==> flow/design.v <==
`timescale 1ns / 1ps
module mux(in0, in1, select, out);
    input wire select; 
    input wire [7:0] in0;
    input wire [7:0] in1;
    output reg[7:0] out;
    always @(*)
    begin
        if(select == 0)
        begin
            out <= in0;
        end
        else begin
            out <= in1;
        end
    end
endmodule
`timescale 1ns / 1ps
module mux32bit(in0, in1, select, out);
    input wire select; 
    input wire [31:0] in0;
    input wire [25:0] in1;
    output reg[31:0] out;
    always @(*)
    begin
        if(select == 0)
        begin
            out <= in0;
        end
        else begin
            out <= {{6{1'b0}},in1};
        end
    end
endmodule 
`timescale 1ns / 1ps
module mux64bit(in0, in1, select, out);
    input wire select; 
    input wire [63:0] in0;
    input wire [63:0] in1;
    output reg[63:0] out;
    always @(*)
    begin
        if(select == 0)
        begin
            out <= in0;
        end
        else begin
            out <= in1;
        end
    end
endmodule 
`timescale 1ns / 1ps
module control_unit(
    input [31:0] instruction,
    output reg 	     TypeDetect,  
    output reg       ALUSrc,     
    output reg       MemToReg,   
    output reg       MemToVecReg,  
    output reg       RegWriteEnable,   
    output reg       VecRegWriteEnable,  
    output reg       VecWrite,    
    output reg       MemWrite,   
    output reg       Branch,     
    output reg [5:0] ALUOp,      
    output reg       Jump        
);
wire [5:0] opcode;
assign opcode = instruction [31:26];
reg [15:0]  controlSignal;
always @(*)
begin
    case (opcode)
    6'b000000: controlSignal = 16'b0010010000000000;  
    6'b000001: controlSignal = 16'b0010010000000010;  
    6'b000010: controlSignal = 16'b0010010000000100;  
    6'b000100: controlSignal = 16'b0010010000001000;  
    6'b000101: controlSignal = 16'b0010010000001010;  
    6'b000110: controlSignal = 16'b0010010000001100;  
    6'b001000: controlSignal = 16'b0010010000010000;  
    6'b001001: controlSignal = 16'b0010010000010010;  
    6'b001010: controlSignal = 16'b0010010000010100;  
    6'b001011: controlSignal = 16'b0010010000010110;  
    6'b010000: controlSignal = 16'b0100000000100000;  
    6'b010001: controlSignal = 16'b0100000000100010;  
    6'b010010: controlSignal = 16'b0100000000100100;  
    6'b001101: controlSignal = 16'b0011010000000000;  
    6'b001110: controlSignal = 16'b0011010000001000;  
    6'b001111: controlSignal = 16'b0011010000001100;  
    6'b100011: controlSignal = 16'b0011000010010110;  
    6'b011111: controlSignal = 16'b0011000010010100;  
    6'b101101: controlSignal = 16'b1001000000000000;  
    6'b101110: controlSignal = 16'b0001000100000000;  
    6'b100101: controlSignal = 16'b0001100000000000;  
    6'b100110: controlSignal = 16'b0001001000000000;  
    6'b101000: controlSignal = 16'b0011010000010100;  
    6'b110000: controlSignal = 16'b0000000011100001;  
    6'b101100: controlSignal = 16'b0000001100000000;  
    6'b101111: controlSignal = 16'b1000100000000000;  
    default:   controlSignal = 16'b0000000000000000;  
    endcase
end
always @(*)
    begin
	MemToVecReg = controlSignal[15];
	VecRegWriteEnable = controlSignal[14];
	TypeDetect = controlSignal[13];
        ALUSrc   = controlSignal[12];
        MemToReg = controlSignal[11];
        RegWriteEnable = controlSignal[10];
        MemWrite = controlSignal[9];
        VecWrite  = controlSignal[8];
        Branch   = controlSignal[7];
        ALUOp    = controlSignal[6:1];
        Jump     = controlSignal[0];
    end
endmodule
`timescale 1ns / 1ps
module ProgramCounter(
    input clk,
    input reset,
    input zero,
    input branch,
    input jump,
    input [31:0] regAddress,
    output reg [31:0] pc 
);
    wire [31:0] pcPlus4;
    wire [1:0] pcControl;
    assign pcPlus4 = pc + 4;
    assign pcControl = (jump | (branch==1 & zero == 1)) ? 2'b01 : 2'b00;
    always @(posedge clk)
    begin
        if(reset == 1)
            pc <= 32'h00000000;
        else
        begin
            case(pcControl)
                2'b01: pc <= regAddress;                                                     
                default: pc <= pcPlus4;                                                      
            endcase
        end
    end
endmodule
`timescale 1ns / 1ps
module Register_File(
        clk,
        read_addr1,
        read_addr2,
        read_data1,
        read_data2,
        write_addr,
        write_data,
        write_enable
    );
input wire clk;
input wire [4:0]  read_addr1;
input wire [4:0]  read_addr2;
input wire [4:0]  write_addr;
input wire [7:0] write_data;
input wire        write_enable;
output reg [7:0] read_data1;
output reg [7:0] read_data2;
    reg [7:0] Register_File [30:0];  
always @(*)
    begin
    read_data1 = 8'b00000000;
    read_data2 = 8'b00000000;
    if (read_addr1 != 5'b11111) begin
        read_data1 = Register_File[read_addr1];
    end 
    if (read_addr2 != 5'b11111) begin
        read_data2 = Register_File[read_addr2]; 
    end
    end
always @(posedge(clk))
    begin
    if (write_enable) begin
        if (write_addr != 5'b11111) begin
            Register_File[write_addr] <= write_data;   
        end
    end
   end
endmodule
`timescale 1ns / 1ps
module VectorRegisterFile(
        clk,
        read_data1,
        read_data2,
	read_addr1,
	read_addr2,
        write_data,
	write_addr,
        write_enable
    );
input wire clk;
input wire [63:0] write_data;
input wire        write_enable;
input wire [4:0] write_addr;
input wire [4:0] read_addr1;
input wire [4:0] read_addr2;
output reg [63:0] read_data1;
output reg [63:0] read_data2;
reg [63:0] Register_File [2:0];  
always @(*)
    begin
     read_data1 = {64{1'b0}};
     read_data2 = {64{1'b0}};
     if (read_addr1 < 5'd3) begin
	    read_data1 = Register_File[read_addr1[1:0]];
    	end	
     if (read_addr2 < 5'd3) begin
    	read_data2 = Register_File[read_addr2[1:0]];	
    	end
end
always @(posedge(clk))
    begin
        if (write_enable) begin
    	    if (write_addr < 5'd3) begin
    	        Register_File[write_addr[1:0]] <= write_data;  
    	    end 
        end
    end
endmodule
`timescale 1ns / 1ps
module ALU(clk,a, b, alufn, enable, otp, zero, overflow);
    input wire clk;
    input wire [7:0] a;
    input wire [7:0] b;
    input wire [5:0] alufn;  
    input wire 	     enable;
    output reg [7:0] otp;
    output reg zero;  
    output reg overflow;
    always @(*)
    begin
	otp = {8{1'b0}};
	zero = 1'b0;
	overflow = 1'b0;
	if(enable) begin
        casex(alufn)
            6'b0000xx: begin
        if(alufn[1:0] == 2'b00)
            begin  
                otp = a + b;
                zero = (otp==0)?1:0;
                if ((a >= 0 && b >= 0 && otp < 0) || (a < 0 && b < 0 && otp >= 0))
                    overflow = 1;
                else
                    overflow = 0;
            end
        else if(alufn[1:0] == 2'b01)  
            begin
                otp = a-b;
                zero = (otp==0)?1:0;
                if ((a >= 0 && b < 0 && otp < 0) || (a < 0 && b >= 0 && otp > 0))
                    overflow = 1;
                else
                    overflow = 0;
            end
        else if (alufn[1:0] == 2'b10)  
            begin
                otp = a*b;
                zero = (otp==0)?1:0;
                overflow = 0;
            end
    end
            6'b0001xx: begin
        case (alufn[1:0])
        2'b00:  
            begin
                otp = a & b;
                overflow = 0;
                zero = (otp==0)?1:0;
            end
        2'b01:  
            begin
                otp = a | b;
                overflow = 0;
                zero = (otp==0)?1:0;
            end
        2'b10:   
                begin
                    otp = a ^ b;
                    overflow = 0;
                    zero = (otp==0)?1:0;
                end
        endcase
    end
            6'b0010xx: begin
        case(alufn[1:0])
        2'b00:  
            begin
                otp = a<<b;
                zero = (otp == 0)?1:0;
                overflow = 0;
            end
        2'b01:  
            begin
                otp = a>>b;
                zero = (otp == 0)?1:0;
                overflow = 0;
            end
        2'b10:  
            begin
                otp = (a<b)? 1:0;
                zero = (otp == 0 && a!=b)?1:0;
                overflow = 0;
            end
	2'b11:  
	    begin
		otp = (a==b)?1:0;
		zero = (otp==0)?1:0;
		overflow = 0;
	    end
        endcase
    end
            default:
            begin 
                otp = {8{1'b0}};
            end
        endcase
    end
    else begin
	otp = {8{1'b0}};
	end
end
endmodule
module VPU(
    input wire clk,
    input wire [63:0] a,
    input wire [63:0] b,
    input wire 	      enable,
    input wire [5:0] opCode,  
    output reg [63:0] out);
    reg [31:0] temp;
    always @(*) begin
	out = {64{1'b0}};
	temp = {32{1'b0}};
	if (enable) begin
	case(opCode)
	6'b010000: begin
	out[7:0] = a[7:0] + b[7:0];
	out[15:8] = a[15:8] + b[15:8];
	out[23:16] = a[23:16] + b[23:16];
	out[31:24] = a[31:24] + b[31:24];
	out[39:32] = a[39:32] + b[39:32];
	out[47:40] = a[47:40] + b[47:40];
	out[55:48] = a[55:48] + b[55:48];
	out[63:56] = a[63:56] + b[63:56];
	end
	6'b010001: begin
	out[7:0] = a[7:0] - b[7:0];
	out[15:8] = a[15:8] - b[15:8];
	out[23:16] = a[23:16] - b[23:16];
	out[31:24] = a[31:24] - b[31:24];
	out[39:32] = a[39:32] - b[39:32];
	out[47:40] = a[47:40] - b[47:40];
	out[55:48] = a[55:48] - b[55:48];
	out[63:56] = a[63:56] - b[63:56];
	end
	6'b010010: begin
	temp[15:0] = a[7:0]*b[7:0];
	temp[31:16] = temp[15:0];
	temp[15:0] = a[15:8]*b[15:8];
	temp[31:16] = temp[31:16] + temp[15:0];
	temp[15:0] = a[23:16]*b[23:16];
	temp[31:16] = temp[31:16] + temp[15:0];
	temp[15:0] = a[31:24]*b[31:24];
	temp[31:16] = temp[31:16] + temp[15:0];
	temp[15:0] = a[39:32]*b[39:32];
	temp[31:16] = temp[31:16] + temp[15:0];
	temp[15:0] = a[47:40]*b[47:40];
	temp[31:16] = temp[31:16] + temp[15:0];
	temp[15:0] = a[55:48]*b[55:48];
	temp[31:16] = temp[31:16] + temp[15:0];
	temp[15:0] = a[63:56]*b[63:56];
	temp[31:16] = temp[31:16] + temp[15:0];
	out[7:0] = temp[23:16];
	end
endcase
end
else begin
out = {64{1'b0}};
end
end
endmodule
`timescale 1ns / 1ps
module CPU( input clk,
	input rst,
	input wire [31:0] inst,
	input wire [63:0]	main_memory_input_data_path,
	output reg[63:0] main_memory_output_data_path,
	output wire[31:0] pc_inst_addr,
	output wire		Vector_Write_Access, 
	output wire		Memory_Write_Access,
	output wire		Load_Vector_Flag,
	output wire 		Load_Word_Flag,
	output wire[11:0]	Main_Memory_Address
	);
	wire[31:0]	instruction;
    	wire[31:0]	reg_data1;
	reg[31:0]	temp_reg_data1;
	wire[5:0]		Opcode;
	wire		Branch_Control;
	wire		Jump_Control;
	wire		Word_Reg_Write_Enable;
	wire		Vect_Reg_Write_Enable;
	wire		Vector_vs_Word;
	wire		Reg_Imm_Flag;
	wire[4:0]	destination_reg;
	wire[4:0] 	source_reg1;
	wire[4:0] 	source_reg2;
	wire[7:0] 	operand1;
	wire[7:0]	temp_operand2;
	wire[7:0] 	operand2;
	wire[7:0] 	alu_output_word;
	wire[7:0]	data_to_wordreg;
	wire[63:0] 	vect_operand1;
	wire[63:0]	vect_operand2;
	wire[63:0]	vpu_vec_output;
	wire[63:0]	data_to_vec_reg;
	wire 		zero;
	wire		overflow;
	wire[63:0] 	vector_output_memory;
	wire[7:0]	word_output_memory;
	wire[63:0]	vector_input_memory;
	wire[7:0]	word_input_memory;
	wire		Reg_Address_Read;
ProgramCounter prc(.clk(clk),
	.reset(rst),
	.zero(zero),
	.branch(Branch_Control),
	.jump(Jump_Control),
	.regAddress(reg_data1),
	.pc(pc_inst_addr)
);
assign instruction = inst;
control_unit control_signal(.instruction(instruction),
	.ALUOp(Opcode),
	.VecWrite(Vector_Write_Access),
	.MemWrite(Memory_Write_Access),
	.Branch(Branch_Control),
	.Jump(Jump_Control),
	.RegWriteEnable(Word_Reg_Write_Enable),
	.VecRegWriteEnable(Vect_Reg_Write_Enable),
	.MemToVecReg(Load_Vector_Flag),
	.MemToReg(Load_Word_Flag),
	.TypeDetect(Vector_vs_Word),
	.ALUSrc(Reg_Imm_Flag)
);
mux32bit RegAddselect(.select(Jump_Control),
	.in0(temp_reg_data1),
	.in1(instruction[25:0]),
	.out(reg_data1)
);
assign destination_reg = instruction[25:21];
assign source_reg1 = instruction[20:16];
assign source_reg2 = instruction[15:11];
assign word_output_memory = main_memory_input_data_path[7:0];
assign vector_output_memory = main_memory_input_data_path;
assign Reg_Address_Read = Load_Word_Flag & Load_Vector_Flag;
mux DataToReg(.select(Load_Word_Flag),
	.in0(alu_output_word),
	.in1(word_output_memory),
	.out(data_to_wordreg)
);
mux64bit VectToReg(.select(Load_Vector_Flag),
	.in0(vpu_vec_output),
	.in1(vector_output_memory),
	.out(data_to_vec_reg)
);
Register_File reg_value_retrival_And_Update(.clk(clk),
		.read_addr1(source_reg1),
		.read_addr2(source_reg2),
		.read_data1(operand1),
		.read_data2(temp_operand2),
		.write_addr(destination_reg),
		.write_data(data_to_wordreg),
		.write_enable(((Word_Reg_Write_Enable & !Vect_Reg_Write_Enable) | Load_Word_Flag) & !Reg_Address_Read)
);
mux decision_between_immediate_reg(.select(Reg_Imm_Flag),
	.in0(temp_operand2),
	.in1(instruction[15:8]),
	.out(operand2)
);
VectorRegisterFile vect_value_retrival_And_Update(.clk(clk),
		.read_addr1(source_reg1),
		.read_addr2(source_reg2),
		.read_data1(vect_operand1),
		.read_data2(vect_operand2),
		.write_addr(destination_reg),
		.write_data(data_to_vec_reg),
		.write_enable(((Vect_Reg_Write_Enable & !Word_Reg_Write_Enable) | Load_Vector_Flag) & !Reg_Address_Read)
);
ALU alu(.clk(clk),
	.a(operand1), 
	.b(operand2), 	
	.alufn(Opcode), 
	.enable(Vector_vs_Word), 
	.otp(alu_output_word), 
	.zero(zero), 
	.overflow(overflow)
);
VPU vpu(.clk(clk),
	.a(vect_operand1),
	.b(vect_operand2),
	.enable((!Vector_vs_Word) & (Vect_Reg_Write_Enable)),
	.opCode(Opcode),
	.out(vpu_vec_output)
);
assign vector_input_memory = vect_operand1;
assign word_input_memory = operand1;
always @(posedge clk) begin
	if (Load_Word_Flag & !Memory_Write_Access & Load_Vector_Flag & !Vector_Write_Access) begin
		temp_reg_data1 <= main_memory_input_data_path[31:0];
	end
end
always @(*) 
    begin
    main_memory_output_data_path = {64{1'b0}};
    if(!Load_Word_Flag & Memory_Write_Access & !Load_Vector_Flag & !Vector_Write_Access) begin
	main_memory_output_data_path[63:8] = 56'h00000000000000;
        main_memory_output_data_path[7:0] = word_input_memory;
    end 
    else if (!Load_Word_Flag & !Memory_Write_Access & !Load_Vector_Flag & Vector_Write_Access) begin
	main_memory_output_data_path = vector_input_memory;
    end
    else if ((!Load_Word_Flag & Memory_Write_Access & !Load_Vector_Flag & Vector_Write_Access)) begin
	main_memory_output_data_path[63:32] = 32'h00000000;
	main_memory_output_data_path[31:0] = pc_inst_addr;
	end
end
assign Main_Memory_Address = instruction[11:0];
endmodule
; ---- Reports on CPU
; What the tools print for CPU, step after step.
; Line numbers count from 1 in the design file above.
; Operators: Yosys type, input widths -> output width; for muxes data width and select width s.
; Cell names lack the library's common part.
; A cell with - has no value.
[inputs]
top = CPU
clk_port = clk
lib = sky130hd
lib_corner = tt_025C_1v80

; ---- Elaborated design
; Counts by Yosys on the flattened word-level netlist (proc, flatten, opt, wreduce; memories kept). Register bits leave out memories and registers merged into their read ports (data or address); mux counts leave out enables and synchronous resets folded into registers. Print and check cells are left out. Cells with the same type and inputs are merged into one.
; Memory sizes are those after Yosys's memory passes, which may raise the word count (mostly to a power of two), join words into wider ones and drop unused or constant bits.
[word_totals]
mem_bits_ro = 1024
input_bits = 98
regBits = 64
word_cells = 165
out_inout_bits = 112
ramBits = 440
n_memories = 3
[op_classes]
reduce_logical = 21
muxes = 61
multipliers = 9
shift = 2
logic = 23
n_addsub = 26
equal = 14
cmp = 4
[memory_table]
columns = name, words, word_bits, read_ports, write_ports, line_no
row1 = (no name shown), 64, 16, 1, 0, 72  ; case (opcode)
row2 = reg_value_retrival_And_Update.Register_File, 31, 8, 2, 1, 163  ; reg [7:0] Register_File [30:0];
row3 = vect_value_retrival_And_Update.Register_File, 3, 64, 2, 1, 203  ; reg [63:0] Register_File [2:0];
[op_table]
columns = op, n
row1 = $mul 8x8->8, 9
row2 = $mux 64, 7
row3 = $add 8x8->8, 16
row4 = $pmux 8 s2, 7
row5 = $mux 32, 3
row6 = $mux 8, 11
row7 = $logic_not 8->1, 10
row8 = $sub 8x8->8, 9
row9 = $pmux 8 s3, 3
row10 = $mux 56, 1
row11 = $add 32x3->32 const B, 1
row12 = $pmux 8 s4, 1
row13 = $mux 1, 21
row14 = $eq 6x5->1 const B, 3
row15 = $and 1x1->1, 17
row16 = $lt 5x2->1 const B, 3
row17 = $ne 5x5->1 const B, 3
row18 = $mux 5, 2
row19 = $logic_not 1->1, 8
row20 = $lt 8x8->1, 1
row21 = $eq 8x8->1, 1
row22 = $ne 8x8->1, 1
row23 = $and 8x8->8, 1
row24 = $or 8x8->8, 1
row25 = $xor 8x8->8, 1
row26 = $shl 8x8->8, 1
row27 = $shr 8x8->8, 1
row28 = $pmux 1 s3, 2
; Other operator kinds: 10; their cells: 15.

; ---- Longest topological paths
; Depth = most cells in a row (Yosys ltp): at word level without a register or memory, in the mapped netlist without a sequential cell, where the memories' decode and read muxes count.
[logic_depth]
depth_word = 16
abc_area = 1
ltp_mapped = 45
depth_no_buf = 41

; ---- Synthesis result
; The flow's flattened synthesis, as Yosys stat reports it; memories are mapped. The netlist is that of the ABC_AREA named above (0 if unset); the other value can give another one.
; Totals and module areas in this step are rounded.
[by_type]
columns = cell_type, n, type_area_um2
row1 = edfxtp_1, 472, 1.42E+04
row2 = nand2_1, 1010, 3.79E+03
row3 = fa_1, 172, 3.44E+03
row4 = ha_1, 246, 3.08E+03
row5 = nor2_1, 727, 2.73E+03
row6 = inv_1, 722, 2.71E+03
row7 = a21oi_1, 353, 1.77E+03
row8 = o21ai_0, 339, 1.7E+03
row9 = xor2_1, 157, 1.38E+03
row10 = nand3_1, 197, 985.946
row11 = xnor2_1, 76, 665.638
row12 = dfxtp_1, 32, 640.614
row13 = o211ai_1, 74, 555.533
row14 = buf_2, 94, 470.451
row15 = nor3_1, 79, 395.379
row16 = buf_4, 44, 330.317
row17 = nor3_2, 31, 310.298
row18 = buf_6, 25, 281.52
; Other cell types: 43; their cells: 332.
[synth_totals]
yosys_area_um2 = 41600
stdcells = 5182
buffers = 229
flip_flops = 504
seqArea_um2 = 14800

; ---- Path before layout
; Path of least setup slack by OpenSTA after synthesis, without wires, with an ideal clock, recovery checks aside; 20% of the period is set as input and as output delay. Where synthesis merged equal registers, the netlist keeps one of their names.
[synth_path]
path_type = in2reg
startpoint = input port inst[12]
endpoint = memory vect_value_retrival_And_Update.Register_File[0][7]
t_first_pin_ps = 2400
arrival_time_ps = 10119
path_buffers = 6
path_slack_ps = 1617
period_ps = 12000
required_time_ps = 11736
driving_pins = 34
setup_time_ps = 264
delay_ps = 7983
in_delay_ps = 2400
period_less_setup_slack_ps = 10383
; "delay_ps" = arrival - input delay + setup time.
; "driving_pins": output pins that drive a net of the path, with the launching flip-flop's if there is one; two outputs of one cell count as two.
; "period_less_setup_slack_ps" = period - worst setup slack (recovery checks aside). The figure is calculated, with input and output delays left at 20% of the set period.
[synth_via]
cell_sequence = buf_2 > inv_4 > buf_6 > buf_6 > buf_4 > buf_2 > buf_2 > nor2_1 > a211oi_1 > nand2_1 > fa_1 > fa_1 > inv_1 > fa_1 > inv_1 > fa_1 > inv_1 > fa_1 > fa_1 > fa_1 > fa_1 > fa_1 > inv_1 > fa_1 > inv_1 > ha_1 > a21oi_1 > xnor2_1 > xor2_1 > xor2_1 > inv_1 > nand3_1 > nand3_1 > nand2_1
[synth_lines]
columns = element, line_no
row1 = "start, declared", 390  ; input wire [31:0] inst,
row2 = "end, declared", 203  ; reg [63:0] Register_File [2:0];
; No chain of elaborated cells between the ends is given.

; ---- Worst path after layout
; From the final timing report of flow run B: the path of least setup slack in the routed layout; clock arrival at registers is part of the times.
; The report prints the path's times to 10 ps; the period is as set.
[layout_path]
path_type = in2reg
startpoint = input port inst[13]
endpoint = memory vect_value_retrival_And_Update.Register_File[0][7]
t_first_pin_ps = 2400
path_slack_ps = 1320
required_time_ps = 12420
in_delay_ps = 2400
period_ps = 12000
setup_time_ps = 260
path_buffers = 1
driving_pins = 30
arrival_time_ps = 11100
[layout_via]
cell_sequence = clkdlybuf4s50_1 > nor2_4 > nand3_4 > inv_2 > o21ai_0 > nor2_1 > inv_1 > nor2_1 > fa_1 > fa_1 > inv_1 > fa_1 > fa_1 > fa_1 > inv_1 > fa_1 > fa_1 > fa_1 > fa_1 > inv_1 > fa_1 > inv_1 > ha_1 > a21oi_1 > xnor2_1 > xor2_1 > xor2_1 > nand2_1 > nand3_1 > nand2_1
[layout_lines]
columns = element, line_no
row1 = "start, declared", 390  ; input wire [31:0] inst,
row2 = "end, declared", 203  ; reg [63:0] Register_File [2:0];
; No chain of elaborated cells between the ends is given.

--- measured runs ---
Measured data: module CPU, platform sky130hd, 3 stored runs of the flow under differing settings, order arbitrary. Input and output delays are each 20% of the period that was set; the output load is 0.01 pF.
"achieved_clock_period_ps" means the clock period less the worst setup slack. The figure is calculated, with input and output delays left at 20% of the set period.
"power.total_uw" rests on the timing tool's default activity at the inputs, not on a simulated workload.
The measured numbers are rounded.

# flow run A
==> flow/run.sh <==
#!/bin/bash
# the make line also repeats the synthesis and layout settings of config.mk as NAME=value (left out here)
make -C /OpenROAD-flow-scripts/flow DESIGN_CONFIG=/design/flow/config.mk WORK_HOME=/design/flow/orfs CLKGATE_MAP_FILE= finish
==> flow/config.mk <==
export PLATFORM = sky130hd
export DESIGN_NAME = CPU
export DESIGN_NICKNAME = CPU
export VERILOG_FILES = /design/flow/design.v
export SDC_FILE = /design/flow/constraint.sdc
export NUM_CORES = 4
export LEC_CHECK = 0
export CAP_MARGIN = 20
export CELL_PAD_IN_SITES_DETAIL_PLACEMENT = 2
export CELL_PAD_IN_SITES_GLOBAL_PLACEMENT = 1
export CORE_MARGIN = 2
export CORE_UTILIZATION = 61
export CTS_CLUSTER_DIAMETER = 51
export CTS_CLUSTER_SIZE = 77
export HOLD_SLACK_MARGIN = -0.04
export MAX_ROUTING_LAYER = met5
export MIN_ROUTING_LAYER = met1
export PLACE_DENSITY_LB_ADDON = 0.06
export SLEW_MARGIN = 20
==> flow/constraint.sdc <==
create_clock -name core_clock -period 6.73 [get_ports {clk}]
set_input_delay 1.3460 -clock core_clock [delete_from_list [all_inputs] [get_ports {clk}]]
set_output_delay 1.3460 -clock core_clock [all_outputs]
set_load 0.01 [all_outputs]

==> flow run A: results <==
outcome="did not finish, placement stopped with DPL-0033"

# flow run B
==> flow/run.sh <==
#!/bin/bash
# the make line also repeats the synthesis and layout settings of config.mk as NAME=value (left out here)
make -C /OpenROAD-flow-scripts/flow DESIGN_CONFIG=/design/flow/config.mk WORK_HOME=/design/flow/orfs CLKGATE_MAP_FILE= finish
==> flow/config.mk <==
export PLATFORM = sky130hd
export DESIGN_NAME = CPU
export DESIGN_NICKNAME = CPU
export VERILOG_FILES = /design/flow/design.v
export SDC_FILE = /design/flow/constraint.sdc
export NUM_CORES = 4
export LEC_CHECK = 0
export ABC_AREA = 1
export CAP_MARGIN = 20
export CORE_MARGIN = 2
export CORE_UTILIZATION = 40
export GPL_ROUTABILITY_DRIVEN = 0
export SLEW_MARGIN = 20
==> flow/constraint.sdc <==
create_clock -name core_clock -period 12.0 [get_ports {clk}]
set_input_delay 2.4000 -clock core_clock [delete_from_list [all_inputs] [get_ports {clk}]]
set_output_delay 2.4000 -clock core_clock [all_outputs]
set_load 0.01 [all_outputs]

==> flow run B: results <==
post_route_util_pct=45.2
fin_ws_ps=1320
achieved_clock_period_ps=10678
fin_tns_ps=0
timing.hold.ws_ps=495
power.total_uw=4800
synth_area_um2=41600
die_area_um2=106000

# flow run C
==> flow/run.sh <==
#!/bin/bash
# the make line also repeats the synthesis and layout settings of config.mk as NAME=value (left out here)
make -C /OpenROAD-flow-scripts/flow DESIGN_CONFIG=/design/flow/config.mk WORK_HOME=/design/flow/orfs CLKGATE_MAP_FILE= finish
==> flow/config.mk <==
export PLATFORM = sky130hd
export DESIGN_NAME = CPU
export DESIGN_NICKNAME = CPU
export VERILOG_FILES = /design/flow/design.v
export SDC_FILE = /design/flow/constraint.sdc
export NUM_CORES = 4
export LEC_CHECK = 0
export ABC_AREA = 1
export CAP_MARGIN = 25
export CELL_PAD_IN_SITES_DETAIL_PLACEMENT = 2
export CELL_PAD_IN_SITES_GLOBAL_PLACEMENT = 2
export CORE_ASPECT_RATIO = 1.29
export CORE_MARGIN = 2
export CORE_UTILIZATION = 19
export CTS_CLUSTER_SIZE = 45
export GPL_ROUTABILITY_DRIVEN = 1
export GPL_TIMING_DRIVEN = 0
export MIN_ROUTING_LAYER = met1
export PLACE_DENSITY_LB_ADDON = 0.29
export SETUP_SLACK_MARGIN = 0.24
export SLEW_MARGIN = 15
export TNS_END_PERCENT = 90
==> flow/constraint.sdc <==
create_clock -name core_clock -period 11.7 [get_ports {clk}]
set_input_delay 2.3400 -clock core_clock [delete_from_list [all_inputs] [get_ports {clk}]]
set_output_delay 2.3400 -clock core_clock [all_outputs]
set_load 0.01 [all_outputs]

==> flow run C: results <==
post_route_util_pct=23.6
fin_ws_ps=506
achieved_clock_period_ps=11194
fin_tns_ps=0
timing.hold.ws_ps=511
power.total_uw=5680
synth_area_um2=41600
die_area_um2=222000
--- end ---
